==> flow/design.v <==
module keypad_encoder_4x4(input [7:0]data,output reg [3:0] encode_data);
  always @(data) begin
    case(data)
      8'h81: encode_data = 4'd0;
      8'h82: encode_data = 4'd1;
      8'h84: encode_data = 4'd2;
      8'h88: encode_data = 4'd3;
      8'h41: encode_data = 4'd4;
      8'h42: encode_data = 4'd5;
      8'h44: encode_data = 4'd6;
      8'h48: encode_data = 4'd7;
      8'h21: encode_data = 4'd8;
      8'h22: encode_data = 4'd9;
      8'h24: encode_data = 4'd10;
      8'h28: encode_data = 4'd11;
      8'h11: encode_data = 4'd12;
      8'h12: encode_data = 4'd13;
      8'h14: encode_data = 4'd14;
      8'h18: encode_data = 4'd15;
      default: encode_data = 4'd0;
  endcase
 end
endmodule
module keypad_scanner #(parameter rows_count=4, 
                        parameter cols_count=4)(input clk, rst, start, input [rows_count-1:0] rows, input ack, 
                                                output reg[cols_count-1:0] cols,output reg[cols_count+rows_count-1:0] data, output reg done);
  typedef enum {scan_rows, detect_row, wait_key_release} States_e;
  States_e state,nextState;
  always_ff @(posedge clk) begin: rst_clk_blk
    if(!rst) begin
      state <= scan_rows;
    end
    else
      state <= nextState;
  end:rst_clk_blk
  always_ff @(posedge clk) begin: Scanning
   if (!rst) begin 
      cols <= '0;
      cols[0] <= 1; 
   end
   else begin
   if(start == 1) begin:start_fsm
    case(state) 
      scan_rows: begin
                     if(rows == 0) begin
                       cols <= {cols[cols_count-2:0],cols[cols_count-1]}; 
                     end
      end
 endcase
   end
  end
  end:Scanning
  always_comb begin
     case(state) 
      scan_rows: begin 
                   data = '0;
                   done = 0;
                 end
      detect_row: begin 
                    if (ack == 0) begin data = {rows,cols};
                                        done = 1;
                                  end
                    else begin data = 0;
                               done = 0;
                  end
                end            
      wait_key_release: begin 
                   data = 0;
                   done = 0;
                 end  
      default: begin 
                   data = 0;
                   done = 0;
                 end  
    endcase
  end
  always_comb begin: state_change
   case(state) 
     scan_rows: begin
                 if(rows != 0 )
                      nextState = detect_row;
                 else
                      nextState = scan_rows;
     end
     detect_row: if(ack == 1) begin
                    nextState = wait_key_release;
                 end
                 else nextState = detect_row;
     wait_key_release: if(rows != 0) nextState = wait_key_release;
                       else          nextState = scan_rows;
     default: nextState = scan_rows;
   endcase
  end:state_change
endmodule
module keypad_controller #(parameter cols_count=4,parameter rows_count=4)(
                           input clk, rst, enable, ack,
                           output [cols_count-1:0] cols,
                           input [rows_count-1:0]rows,
                           output reg [3:0] encode_data,
                           output reg done);
  wire [cols_count+rows_count-1:0] data;
  keypad_scanner kpad_scanner(.clk(clk), .rst(rst), .start(enable), .rows(rows),.cols(cols),.data(data),.ack(ack),.done(done));
  keypad_encoder_4x4 kpad_encode(.data(data),.encode_data(encode_data));
endmodule
module alu #(parameter BCDdigits=2)(           input [3:0]operator,
					       input bit op1_sign,
					       input bit op2_sign,
                                               input [BCDdigits*4-1:0] operand1,operand2,
                                               output reg [BCDdigits*4*2-1:0]result,
                                               output reg sign);
  parameter plus     = 4'd10;
  parameter subtract = 4'd11;
  parameter mul      = 4'd12;
  parameter div      = 4'd13;
  always_comb begin
     sign = 0;
     case(operator) 
        plus: begin
             if(op1_sign == 0 && op2_sign == 0) begin
	     result =  operand1 + operand2;
             sign = 0;
	     end
	     else if(op1_sign == 0 && op2_sign == 1) begin
	     result =  operand1 - operand2;
             sign = 0;
	     end
	     else if(op1_sign == 1 && op2_sign == 0) begin
	       if (operand1 < operand2) begin
	         result =  operand2 - operand1;
                 sign = 0;
	       end
	       else begin
	         result = operand1 - operand2;
	         sign = 1;
	       end
	       end
	     else begin
	     result =  operand1 + operand2;
             sign = 1;
	     end
            end
        subtract: begin
             if(op1_sign == 0 && op2_sign == 0) begin
	      if (operand1 < operand2) begin
               result = operand2 - operand1;
               sign = 1;
             end
             else begin
               result = operand1 - operand2;
               sign = 0;
             end
             end
            else if(op1_sign == 1 && op2_sign == 1) begin
	      if (operand1 < operand2) begin
               result = operand2 - operand1;
               sign = 0;
             end
             else begin
               result = operand1 - operand2;
               sign = 1;
             end
             end
            else if(op1_sign == 0 && op2_sign == 1) begin
	       result = operand1 + operand2;
               sign = 0;
            end
            else begin
	       result = operand1 + operand2;
               sign = 1;
             end
            end
        mul: begin
             if(op1_sign == 0 && op2_sign == 0) begin
	      result =  operand1 * operand2;
              sign = 0;
	     end
	     else if(op1_sign == 0 && op2_sign == 1) begin
	     result =  operand1 * operand2;
             sign = 1;
	     end
	     else if(op1_sign == 1 && op2_sign == 0) begin
	     result =  operand1 * operand2;
             sign = 1;
	     end
	     else begin
	     result =  operand1 * operand2;
             sign = 0;
	     end
            end
        div: begin
               if(operand2 == 0) result = 0;      
               else  begin
             if(op1_sign == 0 && op2_sign == 0) begin
	      result =  operand1 / operand2;
              sign = 0;
	     end
	     else if(op1_sign == 0 && op2_sign == 1) begin
	     result =  operand1 / operand2;
             sign = 1;
	     end
	     else if(op1_sign == 1 && op2_sign == 0) begin
	     result =  operand1 / operand2;
             sign = 1;
	     end
	     else begin
	     result =  operand1 / operand2;
             sign = 0;
	     end
	       end
            end
        default: begin 
	          result = 0;
		  sign = 0;
		 end
      endcase
  end
endmodule
module BCD2binary #(parameter BCDdigits = 4)(input [BCDdigits*4-1:0] bcd,
                                             output reg [BCDdigits*4-1:0] binary);
 always @(bcd)begin
    binary = bcd[15:12]* 10'd1000 + bcd[11:8] * 8'd100 +bcd[7:4] * 8'd10 + bcd[3:0]; 
 end
endmodule
module binary2BCD(input [15:0] binary,
                  output reg [15:0] bcd);
  reg[3:0] digit1,digit2,digit3,digit4;
  integer counter;
  always @(binary) begin
      digit1 = 0;
      digit2 = 0;
      digit3 = 0;
      digit4 = 0;
      counter = 0;
   if(binary <= 16'h270f) begin   
    for (counter = 15; counter >= 0; counter = counter - 1) begin
      if(digit2 >= 5)  digit2 = digit2 + 3;
      if(digit3 >= 5)  digit3 = digit3 + 3;
      if(digit4 >= 5)  digit4 = digit4 + 3;
      digit1 = digit1 << 1;
      digit1[0] = digit2[3];
      digit2 = digit2 << 1;
      digit2[0] = digit3[3];
      digit3 = digit3 << 1;
      digit3[0] = digit4[3];
      digit4 = digit4 << 1;
      digit4[0] = binary[counter];  
    end
   bcd = {digit1,digit2,digit3,digit4};
  end
  else begin
    bcd = {4'h0,4'ha,4'hb,4'hb};
  end
  end
endmodule
`timescale 1 ns / 1 ns
module control_logic #(parameter BCDdigits=2)(input [3:0] data,
                                            input clk, rst, done,
                                            output reg ack,
                                            output reg [BCDdigits*4*2-1:0] display,
                                            output reg sign);
  typedef enum {start, receiveBCDdigits_set1, receiveOperation, receiveBCDdigits_set2, compute_and_continue, ack_BCDdigits_set1, ack_BCDdigits_set2, ack_operation} States_e;
  States_e state,nextState;
  reg [BCDdigits*4-1:0] operand1,operand2;
  reg [3:0] operator;
  reg op1_sign;
  wire [BCDdigits*4*2-1:0] op_bin1,op_bin2;
  wire [BCDdigits*4*2-1:0] op;
  wire op2_sign,alu_sign;
  reg [15:0] alu_op1,alu_op2;    
  reg [31:0] alu_result;
  reg [15:0] condt_result;
  assign condt_result = (alu_result > 32'd9999) ? '1:alu_result[15:0];
  assign op2_sign = '0;
  alu#(.BCDdigits(4)) alu(.operator(operator),.operand1(op_bin1),.operand2(op_bin2),.result(alu_result),.sign(alu_sign),.op1_sign(op1_sign),.op2_sign(op2_sign));  
  BCD2binary bb1(.bcd(alu_op1),.binary(op_bin1));
  BCD2binary bb2(.bcd(alu_op2),.binary(op_bin2));
  binary2BCD b2b(.binary(condt_result),.bcd(op));
  always_ff @(posedge clk) begin: rst_clk_blk
    if(!rst) begin
     state <= start;
    end
    else
      state <= nextState;
  end:rst_clk_blk
 always @(posedge clk) begin:fsm_logic
      case(state)
        start:   begin  ack <= '0;
                   operand1 <= '0;
                   operand2 <= '0;
                   operator <= '0;
                   alu_op1  <= '0;
                   alu_op2  <= '0; 
                   op1_sign <= '0;
                 end
        receiveBCDdigits_set1: begin 
                            ack <= 1;
                            if(data <= 4'd9) begin   
                              operand1 <= {operand1[BCDdigits*4-4-1:0],data};   
                            end
                            sign <= 0;
                           end
        ack_BCDdigits_set1: 
                            begin 
                               ack <= 0;
                               alu_op1 <= operand1;
                               display <= operand1;
                            end
        receiveOperation: begin
                           ack <= 1;
                           operator <= data[3:0];   
                          end
        ack_operation: 
                       begin 
                          ack <= 0;
                       end
        receiveBCDdigits_set2: begin 
                           ack <= 1;
                             operand2 <= {operand2[BCDdigits*4-4-1:0],data};   
                           sign <= 0;
                         end
        ack_BCDdigits_set2: 
                            begin
                              ack <= 0;
			      sign <= 0;
                              display <= operand2;
                              alu_op2 <= operand2;
                            end
        compute_and_continue: begin 
                         ack <= 1;
                         if(data >=4'd9) begin   
                           if(op != 16'habb) alu_op1 <= op;
                           else alu_op1 <= 0;
                           op1_sign <= alu_sign;
                           operand2 <= '0;
                           alu_op2 <= '0;
                           operator <= data[3:0];
                           display <= op; 
			   sign <= alu_sign;
                         end
                   end
        endcase
  end:fsm_logic
  always_comb begin: always_comb_nextstate
    case(state)
         start:           if(done == 1) nextState = receiveBCDdigits_set1;
                          else nextState = start;
        receiveBCDdigits_set1: 
                          if (done == 1) nextState = ack_BCDdigits_set1;
                          else nextState = receiveBCDdigits_set1;
        ack_BCDdigits_set1: 
                         if(done == 1 && data <= 4'd9) 
                           nextState = receiveBCDdigits_set1;
                         else if (done == 1 && data <=4'd13) 
                           nextState = receiveOperation;
                         else if(done ==1)
                           nextState = start;
                         else nextState = ack_BCDdigits_set1;
        receiveOperation:
                          if(done == 1) nextState = ack_operation;
                          else nextState = receiveOperation;
        ack_operation: 
                     if(done==1)
                       nextState = receiveBCDdigits_set2;
                     else nextState = ack_operation;
        receiveBCDdigits_set2:
                          if (done == 1) nextState = ack_BCDdigits_set2;
                          else nextState = receiveBCDdigits_set2;
        ack_BCDdigits_set2:
                         if(done == 1 && data <= 4'd9) 
                           nextState = receiveBCDdigits_set2;
                         else if (done == 1 && data <= 4'd14) 
                           nextState = compute_and_continue;
                         else if(done ==1)
                           nextState = start;
                         else nextState = ack_BCDdigits_set2;
        compute_and_continue: if (data <= 4'd13)
                           nextState = ack_operation;
                         else if (done == 1)
                           nextState = start;
                         else nextState = compute_and_continue;
        default : nextState = start;       
        endcase
  end: always_comb_nextstate
endmodule
module BCD2seg7 (input [3:0] bcd,
                 output reg [7:0]leds);
	always @(bcd)
		case (bcd)      
			4'h0: leds = 8'b0111_1110;
	   		4'h1: leds = 8'b0011_0000;
			4'h2: leds = 8'b0110_1101;
			4'h3: leds = 8'b0111_1001;
			4'h4: leds = 8'b0011_0011;
			4'h5: leds = 8'b0101_1011;
			4'h6: leds = 8'b0101_1111;
			4'h7: leds = 8'b0111_0000;
			4'h8: leds = 8'b0111_1111;
			4'h9: leds = 8'b0111_1011;
			4'ha: leds = 8'b0100_1111;   
			4'hb: leds = 8'b0000_0101;   
			default: leds = 8'b0000_0000;
		endcase
endmodule
module display #(parameter BCDdigits = 2)(input [BCDdigits*4*2-1:0] display_data,
                                          output wire [7:0]seven_seg_data1,seven_seg_data2,seven_seg_data3,seven_seg_data4);
 BCD2seg7 disp1(.bcd(display_data[15:12]),.leds(seven_seg_data1));
 BCD2seg7 disp2(.bcd(display_data[11:8]),.leds(seven_seg_data2));
 BCD2seg7 disp3(.bcd(display_data[7:4]),.leds(seven_seg_data3));
 BCD2seg7 disp4(.bcd(display_data[3:0]),.leds(seven_seg_data4));
endmodule
`timescale 1 ns / 1 ns
module calculator #(parameter BCDdigits = 2,parameter cols_count=4,parameter rows_count=4)(
                                                                                          input clk,rst,start,
                                                                                          output [cols_count-1:0] cols,
                                                                                          input [rows_count-1:0] rows,
                                                                                          output reg [7:0] digit1,digit2,digit3,digit4,
                                                                                          output reg sign);
  wire [BCDdigits*4*2-1:0] display;
  wire [3:0]encode_data;
  wire done,ack;
  keypad_controller kpad_controller(.clk(clk), .rst(rst), .enable(start), .ack(ack),.cols(cols),.rows(rows),.encode_data(encode_data),.done(done));
  control_logic control_logic(.data(encode_data), .clk(clk), .rst(rst), .done(done), .ack(ack), .display(display),.sign(sign));
  display disp(.display_data(display[15:0]),.seven_seg_data1(digit1),.seven_seg_data2(digit2),.seven_seg_data3(digit3),.seven_seg_data4(digit4));
 endmodule
# From RTL to reports: calculator
# Tool output for the design above, in the order of the flow.
# Line numbers count from 1 in the design file above.
# Cell names lack the library's common part.
inputs:
  top: "calculator"
  clock: "clk"
  cell_library: "sky130hd"
  lib_corner: "tt_025C_1v80"

# Elaborated design
# Counts by Yosys on the flattened word-level netlist (proc, flatten, opt, wreduce; memories kept). Print and check cells are left out. Cells with the same type and inputs are merged into one.
# Yosys's memory passes give these memory sizes; they may raise the number of words (mostly to a power of two), join words into wider ones and drop unused or constant bits.
word_totals:
  register_bits: 139
  rom_bits: 448
  clocked_rd_ports_x_width: 28
  n_memories: 4
  input_bits: 7
  word_cells: 333
mem_list:
  columns: ["memory", "words", "width", "read_ports", "write_ports", "line_no", "text"]
  rows:
  - ["(name not given)", 16, 7, 1, 0, 388, "case (bcd)"]
  - ["(name not given)", 16, 7, 1, 0, 388, null]
  - ["(name not given)", 16, 7, 1, 0, 388, null]
  - ["(name not given)", 16, 7, 1, 0, 388, null]
classes:
  add_sub_neg: 53
  mul: 7
  div_mod_pow: 1
  compare: 51
  equal: 31
  muxes: 144
  reduce_logical: 29
op_table:
  columns: ["cell", "n"]
  rows:
  - ["divider 16 x 16 -> 32 bit", 1]
  - ["multiplier 16 x 16 -> 32 bit", 1]
  - ["2-to-1 mux 32 bit", 9]
  - ["2-to-1 mux 4 bit", 71]
  - ["case mux 32 bit (select 8 bit)", 1]
  - [">= comparator 4 x 3 -> 1 bit with constant B", 44]
  - ["case mux 16 bit (select 3 bit)", 3]
  - ["adder 4 x 2 -> 4 bit with constant B", 34]
  - ["== test 32 x 3 -> 1 bit with constant B", 4]
  - ["case mux 32 bit (select 4 bit)", 1]
  - ["== test 32 x 2 -> 1 bit with constant B", 3]
  - ["2-to-1 mux 16 bit", 6]
  - ["multiplier 4 x 7 -> 11 bit with constant B", 2]
  - ["2-to-1 mux 3 bit", 27]
  - ["multiplier 4 x 5 -> 9 bit with constant B", 2]
  - ["== test 32 x 1 -> 1 bit with constant B", 2]
  - ["logical NOT 32 bit", 2]
  - ["case mux 4 bit (select 15 bit)", 1]
  - ["multiplier 4 x 3 -> 7 bit with constant B", 2]
  - ["subtractor 16 x 16 -> 17 bit", 2]
  - ["adder 16 x 11 -> 16 bit", 2]
  - ["adder 16 x 4 -> 16 bit", 2]
  - ["adder 16 x 8 -> 16 bit", 2]
  - ["greater-than comparator 32 x 14 -> 1 bit with constant B", 1]
  - ["== test 8 x 5 -> 1 bit with constant B", 4]
  - ["== test 8 x 6 -> 1 bit with constant B", 4]
  - ["== test 8 x 7 -> 1 bit with constant B", 4]
  - ["2-to-1 mux 8 bit", 4]
# Not listed: further kinds 28, cells in them 75.

# Longest topological paths
# Longest topological path by Yosys (ltp), each cell counted once; first at word level (registers and memories cut), then after technology mapping (sequential cells cut; the memories' decode and read muxes count).
logic_depth:
  depth_word: 61
  abc_area: 1
  depth_mapped: 539

# Netlist
# Source: synth_stat.txt of the flow (Yosys; design flattened, memories mapped). It holds for the ABC_AREA given above (unset counts as 0); a run with the other value may have another netlist.
mapped:
  cells: 6397
  synth_area_um2: 42060.3
  seqArea_um2: 2712.6
  ff_cells: 106
types:
  columns: ["cell", "n", "type_area_um2"]
  rows:
  - ["ha_1", 505, 6318.56]
  - ["nand2_1", 1326, 4.98E+03]
  - ["inv_1", 988, 3.71E+03]
  - ["fa_1", 114, 2.28E+03]
  - ["nor2_1", 564, 2117.03]
  - ["nand3_1", 377, 1886.81]
  - ["edfxtp_1", 59, 1.77E+03]
  - ["nand2_2", 258, 1.61E+03]
  - ["xor2_1", 176, 1.54E+03]
  - ["o21ai_0", 288, 1.44E+03]
  - ["a21oi_1", 269, 1.35E+03]
  - ["nand3_2", 134, 1.34E+03]
  - ["nand2_4", 107, 1.2E+03]
  - ["nand4_1", 173, 1.08E+03]
  - ["dfxtp_1", 47, 940.902]
  - ["xnor2_1", 84, 735.706]
  - ["nand3_4", 41, 718.189]
  - ["nor2_4", 44, 495.475]
# Not listed: further types 79, cells in them 843.

# Timing after synthesis
# Path of least setup slack by OpenSTA after synthesis, without wires, with an ideal clock, recovery checks aside; 20% of the period is set as input and as output delay. Where synthesis merged equal registers, the netlist keeps one of their names.
synth_path:
  path_type: "reg-to-reg"
  from: "reg control_logic.alu_op2[6]"
  to: "reg (name not given)"
  tclk_ns: 85.0
  setup_ns: 0.115
  t_first_pin_ns: 0.000
  t_arrival_ns: 64.561
  t_required_ns: 84.885
  setup_slack_ns: 20.324
  path_delay_ns: 64.676
  driving_pins: 492
  path_buffers: 33
  period_less_setup_slack_ns: 64.676
# "path_delay_ns" = arrival - input delay + setup time.
# "driving_pins": output pins that drive a net of the path, with the launching flip-flop's if there is one; two outputs of one cell count as two.
# "period_less_setup_slack_ns" is the clock period less the worst setup slack; recovery checks do not enter. This is arithmetic on one report: input and output delays are still those of the set period (20% each).
# At most two assigning lines are given for a register; there are more.
synth_via:
  path_cell_list: "edfxtp_1 -> ha_1 -> inv_1 -> fa_1 -> inv_1 -> ha_1 -> fa_1 -> inv_1 -> nand2_1 -> nor2_1 -> nand4_2 -> nor2_2 -> nand2_1 -> nand2_1 -> ha_1 -> o21ai_1 -> inv_2 -> o21ai_0 -> [... 456 more ...] -> o21a_1 -> o21a_1 -> o21ai_0 -> a21boi_0 -> o21a_1 -> o21a_1 -> a221oi_1 -> nor4b_1 -> nand4_1 -> nand2_1 -> nand3_1 -> nand2_1 -> a31oi_1 -> nand2_1 -> nand2_1 -> ha_1 -> o21ai_1 -> nand2_1"
synth_rtl:
  columns: ["item", "line_no", "text"]
  rows:
  - ["start: declaration", 269, "reg [15:0] alu_op1,alu_op2;"]
  - ["start: assignment", 292, "alu_op2  <= '0;"]
  - ["start: assignment", 326, "alu_op2 <= operand2;"]
# No chain of elaborated cells between the ends is given.

# Timing after layout
# From the final timing report of flow run 1: the path of least setup slack in the routed layout; clock arrival at registers is part of the times.
layout_path:
  path_type: "reg-to-reg"
  from: "reg control_logic.alu_op2[4]"
  to: "reg (name not given)"
  tclk_ns: 71.0
  setup_ns: 0.11
  t_first_pin_ns: 0.35
  t_arrival_ns: 62.57
  t_required_ns: 71.25
  setup_slack_ns: 8.68
  driving_pins: 457
  path_buffers: 14
# At most two assigning lines are given for a register; there are more.
layout_via:
  path_cell_list: "edfxtp_1 -> ha_1 -> inv_1 -> fa_1 -> inv_1 -> ha_1 -> fa_1 -> buf_12 -> inv_2 -> nand2_1 -> nor2_2 -> nand4_2 -> nor2_4 -> nand2_1 -> nand2_1 -> ha_1 -> o21ai_1 -> inv_2 -> [... 421 more ...] -> o21a_1 -> o21ai_0 -> a21boi_0 -> o21a_1 -> o21a_1 -> a221oi_2 -> nor4b_4 -> nand4_1 -> nand2_4 -> nand3_4 -> nand2_2 -> a31oi_2 -> nand2_1 -> nand2_2 -> inv_2 -> ha_1 -> nand4_1 -> nand3_1"
layout_rtl:
  columns: ["item", "line_no", "text"]
  rows:
  - ["start: declaration", 269, "reg [15:0] alu_op1,alu_op2;"]
  - ["start: assignment", 292, "alu_op2  <= '0;"]
  - ["start: assignment", 326, "alu_op2 <= operand2;"]
# No chain of elaborated cells between the ends is given.

# calculator through Yosys and OpenROAD on sky130hd: 4 stored runs, unordered, with their settings and measured results. The constraints put input and output delay at 20% of the set period each and load the outputs with 0.01 pF.
# "worst_path_allowed_less_slack_ns" = time allowed to the worst setup path (clock period - input delay - output delay, where it has them) - its slack; a late launch clock adds to it, a late capture clock takes from it.
runs:
  - name: "flow run 1"
    settings:
      ABC_AREA: 1
      CAP_MARGIN: 30
      CELL_PAD_IN_SITES_GLOBAL_PLACEMENT: 0
      CORE_ASPECT_RATIO: 0.7
      CORE_UTILIZATION: 34
      GPL_ROUTABILITY_DRIVEN: 0
      MIN_ROUTING_LAYER: "met2"
      PLACE_DENSITY_LB_ADDON: 0.21
      SETUP_SLACK_MARGIN: 5.0
      period_ns: 71.0
      CORE_MARGIN: 2
      SLEW_MARGIN: 20
    results:
      setup_worst_slack_ns: 8.676
      finish.stdcell_area_um2: 47662.0
      dieArea_um2: 126581.0
      synth_chip_area_um2: 42060.3
      worst_path_allowed_less_slack_ns: 62.32
      critical_path_type: "reg-to-reg"
      timing.setup.tns_ns: 0.000
      ws_hold_ns: 0.467
  - name: "flow run 2"
    settings:
      ABC_AREA: 0
      CAP_MARGIN: 35
      CELL_PAD_IN_SITES_GLOBAL_PLACEMENT: 1
      CORE_ASPECT_RATIO: 1.14
      CORE_UTILIZATION: 36
      CTS_CLUSTER_DIAMETER: 292
      CTS_CLUSTER_SIZE: 63
      GPL_ROUTABILITY_DRIVEN: 1
      HOLD_SLACK_MARGIN: 0.21
      SLEW_MARGIN: 25
      period_ns: 140.0
      CORE_MARGIN: 2
    results:
      timing.setup.tns_ns: 0.000
      dieArea_um2: 104088.0
      synth_chip_area_um2: 36546.3
      ws_hold_ns: 0.517
      setup_worst_slack_ns: 43.429
      finish.stdcell_area_um2: 38806.0
      worst_path_allowed_less_slack_ns: 96.57
      critical_path_type: "reg-to-reg"
  - name: "flow run 3"
    settings:
      CORE_UTILIZATION: 40
      SETUP_SLACK_MARGIN: 5.0
      period_ns: 81.7
      CAP_MARGIN: 20
      CORE_MARGIN: 2
      SLEW_MARGIN: 20
    results:
      synth_chip_area_um2: 36546.3
      dieArea_um2: 93798.3
      timing.setup.tns_ns: 0.000
      setup_worst_slack_ns: 5.503
      ws_hold_ns: 0.513
      finish.stdcell_area_um2: 43250.2
      worst_path_allowed_less_slack_ns: 76.20
      critical_path_type: "reg-to-reg"
  - name: "flow run 4"
    settings:
      ABC_AREA: 0
      CAP_MARGIN: 25
      CELL_PAD_IN_SITES_DETAIL_PLACEMENT: 1
      CELL_PAD_IN_SITES_GLOBAL_PLACEMENT: 3
      CORE_ASPECT_RATIO: 1.6
      CORE_MARGIN: 7
      CORE_UTILIZATION: 40
      CTS_CLUSTER_DIAMETER: 220
      CTS_CLUSTER_SIZE: 51
      HOLD_SLACK_MARGIN: -0.06
      MAX_ROUTING_LAYER: "met5"
      SETUP_SLACK_MARGIN: 5.0
      SLEW_MARGIN: 25
      TNS_END_PERCENT: 10
      period_ns: 86.0
    results:
      timing.setup.tns_ns: 0.000
      setup_worst_slack_ns: 7.869
      dieArea_um2: 100260.0
      ws_hold_ns: 0.516
      synth_chip_area_um2: 36546.3
      finish.stdcell_area_um2: 43229.0
      worst_path_allowed_less_slack_ns: 78.13
      critical_path_type: "reg-to-reg"
